==> flow/design.v <==
module master (
	input wire clk,
	input wire rst_n,
	input wire [4:0] paddr,
	input wire [31:0] pwdata,
	input wire pwrite_in,
	input wire pready,
	output reg psel,
	output reg penable,
	output reg pwrite,
	output reg [4:0] paddr_out,
	output reg [31:0] pwdata_out
);
reg [1:0] state, next_state;
localparam IDLE = 2'b00;
localparam SETUP = 2'b01;
localparam ACCESS = 2'b10;
localparam WAIT = 2'b11;
always @(posedge clk or negedge rst_n) begin
	if(!rst_n) begin
		state <= IDLE;
	end else begin
		state <= next_state;
	end
end
always @(*) begin
	case (state)
		IDLE: begin
			next_state <=  SETUP; 
		end
		SETUP: begin
			next_state <= ACCESS;
		end
		ACCESS: begin
			next_state <= (pready) ? IDLE : WAIT;
		end
		WAIT: begin
			next_state <= (pready) ? IDLE : WAIT;
		end
	endcase
end
always @(posedge clk or negedge rst_n) begin
	if(!rst_n) begin
		psel <= 1'b0;
		penable <= 1'b0;
		pwrite <= 1'b0;
		paddr_out = 5'h00;
		pwdata_out = 32'h00000000;
	end else begin
		case (state) 
			IDLE: begin
				psel <= 1'b0;
				penable <= 1'b0;
				pwrite <= 1'b0;
			end
			SETUP: begin
				psel <= 1'b1;
				pwrite <= pwrite_in;
			end
			ACCESS: begin
				penable <= 1'b1;
				if(!pready) begin
					paddr_out <= paddr;
					pwdata_out <= pwdata;
				end 
			end
			WAIT: begin	
				if(!pready) begin
					paddr_out <= paddr;
					pwdata_out <= pwdata;
				end
			end
		endcase
	end
end	
endmodule
module slave (
	input wire clk,
	input wire rst_n,
	input wire psel,
	input wire penable,
	input wire pwrite,
	input wire [4:0] paddr,
	input wire [31:0] pwdata,
	output reg pready,
	output reg [31:0] data
);
reg [1:0] state, next_state;
reg [31:0] memory[31:0];
integer i;
reg [2:0] slave_time;
localparam IDLE = 2'b00;
localparam SETUP = 2'b01;
localparam ACCESS = 2'b10;
always @(posedge clk or negedge rst_n) begin
	if(!rst_n) begin
		state <= IDLE;
	end else begin
		state <= next_state;
	end
end
always @(*) begin
	case (state) 
		IDLE: next_state <= (psel) ? SETUP : IDLE; 
		SETUP: next_state <= (psel && penable) ? ACCESS : SETUP;
		ACCESS: next_state <= IDLE;
		default: next_state <= IDLE;
	endcase
end
always @(posedge clk or negedge rst_n) begin
	if(!rst_n) begin
		pready <= 1'b0;
		data <= 32'h00000000;
		for(i = 0; i < 32; i = i + 1) begin
			memory[i] <= 32'h00000000;
		end
		slave_time <= 3'b000;
	end else begin
		if(state == ACCESS) begin
			if(slave_time == 3'b100) begin
				if(pwrite) begin
					memory[paddr] <= pwdata;
					pready <= 1'b1;
					data <= 32'h00000000;
				end else begin
					data <= memory[paddr];
					pready <= 1'b1;
				end
				slave_time <= 3'b000;
			end else begin
				slave_time <= slave_time + 1'b1;
			end
		end else begin
			pready <= 1'b0;
		end
	end
end
endmodule
module top(
	input wire clk,
	input wire rst_n,
	input wire [4:0] paddr,
	input wire [31:0] pwdata,
	input wire pwrite_in,
	output reg [31:0] data,
	output reg pready
);
wire psel, penable, pwrite, pready_internal;
wire [4:0] paddr_internal;
wire [31:0] pwdata_internal, data_out;
master ic1 (
	.clk(clk),
	.rst_n(rst_n),
	.paddr(paddr),
	.pwdata(pwdata),
	.pwrite_in(pwrite_in),
	.pready(pready_internal),
	.psel(psel),
	.penable(penable),
	.pwrite(pwrite),
	.paddr_out(paddr_internal),
	.pwdata_out(pwdata_internal)
);
slave ic2 (
	.clk(clk),
	.rst_n(rst_n),
	.psel(psel),
	.penable(penable),
	.pwrite(pwrite),
	.paddr(paddr_internal),
	.pwdata(pwdata_internal),
	.pready(pready_internal),
	.data(data_out)
);
always @(*) begin
	pready <= pready_internal;
	data <= data_out;
end
endmodule
Tool chain data of top:

The steps from the RTL of top to its reports follow in flow order.
Line numbers count from 1 in the design file above.
Operators: Yosys type, input widths -> output width; for muxes data width and select width s.
Cell names lack the library's common part.
A cell with n/a has no value.

* design top: top
* clock: clk
* library: sky130hd
* corner: tt_025C_1v80

Word level:

Yosys after proc, flatten, opt, wreduce and memory -nomap, before mapping. Print and check cells are not counted.

* bits in registers: 1104
* bits of input ports: 40

* add/subtract/negate cells: 1
* equal/unequal tests: 39
* mux-type cells: 17
* reduce/logical cells: 42

Operators by type and width (count)
* $pmux 32 s32: 1
* $reduce_and 4->1: 32
* $mux 32: 3
* $eq 5x5->1 const B: 16
* $eq 5x4->1 const B: 8
* $eq 5x3->1 const B: 4
* $eq 5x2->1 const B: 2
* $mux 5: 2
* $eq 2x2->1 const B: 3
* $reduce_bool 2->1: 3
* $pmux 2 s3: 1
* $pmux 1 s2: 3
* $eq 5x1->1 const B: 1
* $logic_not 5->1: 1
* $eq 2x1->1 const B: 2
* $ne 2x2->1 const B: 2
* $logic_not 2->1: 2
* $reduce_and 2->1: 2
* $pmux 2 s2: 1
* $mux 2: 2
* $add 3x1->3 const B: 1
* $eq 3x3->1 const B: 1
* $mux 3: 1
* $mux 1: 3
* $reduce_or 2->1: 1
* $logic_and 1x1->1: 1

Longest topological paths:

Longest topological path by Yosys (ltp), each cell counted once; first at word level (registers and memories cut), then after technology mapping (sequential cells cut; the memories' decode and read muxes count).

* depth after elaboration: 4
* ABC_AREA: 1
* gate-level depth with buffers: 14

After synthesis:

Yosys stat after the flow's synthesis: flattened, memories mapped to cells. It holds for the ABC_AREA given above (unset counts as 0); a run with the other value may have another netlist.
Totals and module areas in this step are rounded.

* cells in the netlist: 5957
* mapped area: 49000 um2
* area of sequential cells: 28000 um2
* mapped flip-flops: 1107

Cell types (count)
* dfrtp_1: 1105
* nand2_1: 1863
* nand3_1: 719
* o21ai_0: 623
* o21ai_1: 382
* nor2_1: 445
* clkbuf_1: 327
* buf_2: 133
* nand4_1: 100
* a21oi_1: 79
* inv_1: 70
* nor3_1: 25
* buf_1: 32
* nand2_4: 10
* nor2_2: 12
* dfstp_2: 2
* o211ai_1: 7
* inv_2: 8

Other cell types: 10; their cells: 15.

Timing after synthesis:

Source: OpenSTA report_checks on the synthesized netlist (no wires, ideal clock, input and output delay 20% of the period each), path of least setup slack; recovery checks are left aside. Register names are those of the netlist, which keeps one name where synthesis merged equal registers.

* path type: register -> register
* start point: register ic2.slave_time[0]
* end point: register ic2.memory[10][6]
* period: 5000 ps
* setup time: 131 ps
* launch time at the first pin: 0 ps
* data arrival time: 1836 ps
* required time: 4869 ps
* slack: 3032 ps
* path delay: 1967 ps
* driving pins on the path: 14
* path buffers: 2
* synthesis period reached: 1968 ps

"path delay" is the arrival time less input delay plus setup time.
"driving pins on the path" counts driving pins, that of a launching flip-flop among them; a cell with two outputs on the path counts twice.
"synthesis period reached" = period - worst setup slack (recovery checks aside). The figure is calculated, with input and output delays left at 20% of the set period.
The rows between start and end are the longest chain of elaborated cells between them; the timing report does not say that the signal goes this way. Where chains are equally long, one stands for them.
A line is the first line of the expression or statement that the cell stems from. Yosys adds cells for indexed reads and writes and turns some case tables into memories.
At most two assigning lines are given for a register; there are more.

* cell sequence: dfrtp_1 inv_1 ha_1 nand2_1 nor2_1 inv_2 nor2_4 inv_2 nor2_4 buf_8 nand2_4 buf_2 nand2_1 o21ai_1
* length of the longest elaborated chain: 2

RTL lines, path after synthesis
* start, declared: RTL line 91 `reg [2:0] slave_time;`
* start, assigned: RTL line 117 `slave_time <= 3'b000;`
* start, assigned: RTL line 131 `slave_time <= slave_time + 1'b1;`
* $eq 3x3->1: RTL line 120 `if(slave_time == 3'b100) begin`
* $reduce_and 4->1
* end, assigned: RTL line 115 `memory[i] <= 32'h00000000;`
* end, assigned: RTL line 122 `memory[paddr] <= pwdata;`
* end, declared: RTL line 89 `reg [31:0] memory[31:0];`

Path in the finished layout:

Path of least setup slack in the final report of run 1 (OpenROAD, finished layout, wires in). Where an end is a register, its clock arrival counts in the times.
The path's times are printed in steps of 10 ps; the period is the one set.

* path type: register -> register
* start point: register ic1.paddr_out[2]
* end point: register ic2.data[26]
* period: 3670 ps
* setup time: 60 ps
* launch time at the first pin: 710 ps
* data arrival time: 3820 ps
* required time: 4310 ps
* slack: 500 ps
* driving pins on the path: 12
* path buffers: 1

The rows between start and end are the longest chain of elaborated cells between them; the timing report does not say that the signal goes this way. Where chains are equally long, one stands for them.
At most two assigning lines are given for a register; there are more.

* cell sequence: dfrtp_1 nand2_2 inv_2 nand2_1 nor2_2 buf_4 nand2_1 nand3_1 nor2_1 nand3_1 nand2_1 nand2_1
* length of the longest elaborated chain: 3

RTL lines, path post-layout
* start, declared: RTL line 11 `output reg [4:0] paddr_out,`
* start, assigned: RTL line 63 `paddr_out <= paddr;`
* start, assigned: RTL line 69 `paddr_out <= paddr;`
* $eq 5x5->1: RTL line 126 `data <= memory[paddr];`
* $pmux 32 s32: RTL line 126
* $mux 32: RTL line 121 `if(pwrite) begin`
* end, assigned: RTL line 124 `data <= 32'h00000000;`
* end, assigned: RTL line 126
* end, declared: RTL line 86 `output reg [31:0] data`

--- measured runs ---
3 stored runs of top in the flow (synthesis by Yosys, layout by OpenROAD, sky130hd cells), in arbitrary order. Constraints: input delay and output delay 20% of the set period each, output load 0.01 pF.
"clock period reached" = clock period - worst setup slack. The figure is calculated, with input and output delays left at 20% of the set period.
"worst path time": the worst setup path's part of the clock period (all of it between registers, 20% less for each end at a port) less its slack. A launch clock that arrives late makes it longer, a capture clock that arrives late makes it shorter.
By "total power after layout" is meant OpenSTA's value without simulated activity: inputs other than the clock are taken to toggle once in ten clock periods, and the tool carries that through the logic.
"worst path time" is given in steps of 10 ps.
The results are shown rounded.

### Run 1

Settings: `ABC_AREA=1`, `CELL_PAD_IN_SITES_GLOBAL_PLACEMENT=2`, `CORE_ASPECT_RATIO=1.22`, `CORE_UTILIZATION=48`, `CTS_CLUSTER_SIZE=52`, `MAX_ROUTING_LAYER=met5`, `TNS_END_PERCENT=25`, `period_ns=3.67`, `CAP_MARGIN=20`, `CORE_MARGIN=2`, `SLEW_MARGIN=20`

- Summed negative setup slack: 0 ps
- Standard-cell area after layout: 55000 um2
- Die size: 100000 um2
- Setup slack of the critical path: 500 ps
- Chip area after synthesis (Yosys): 49000 um2
- Total power after layout: 25000 uW
- Post-layout utilization: 0.55
- Worst path time: 3170 ps
- Worst setup path type: register -> register
- Clock period reached: 3174 ps

### Run 2

Settings: `CAP_MARGIN=25`, `CORE_UTILIZATION=66`, `CTS_CLUSTER_SIZE=67`, `PLACE_DENSITY=0.82`, `SLEW_MARGIN=25`, `period_ns=4.03`, `CORE_MARGIN=2`

- Standard-cell area after layout: 55000 um2
- Total power after layout: 23000 uW
- Summed negative setup slack: 0 ps
- Die size: 76000 um2
- Chip area after synthesis (Yosys): 49000 um2
- Post-layout utilization: 0.75
- Clock period reached: 3357 ps
- Setup slack of the critical path: 670 ps
- Worst path time: 3360 ps
- Worst setup path type: register -> register

### Run 3

Settings: `CORE_UTILIZATION=32`, `PLACE_DENSITY=0.6`, `period_ns=3.91`, `CAP_MARGIN=20`, `CORE_MARGIN=2`, `SLEW_MARGIN=20`

- Die size: 160000 um2
- Post-layout utilization: 0.37
- Setup slack of the critical path: 560 ps
- Worst path time: 3350 ps
- Worst setup path type: register -> register
- Chip area after synthesis (Yosys): 49000 um2
- Standard-cell area after layout: 56000 um2
- Clock period reached: 3353 ps
- Summed negative setup slack: 0 ps
- Total power after layout: 23000 uW
--- end ---
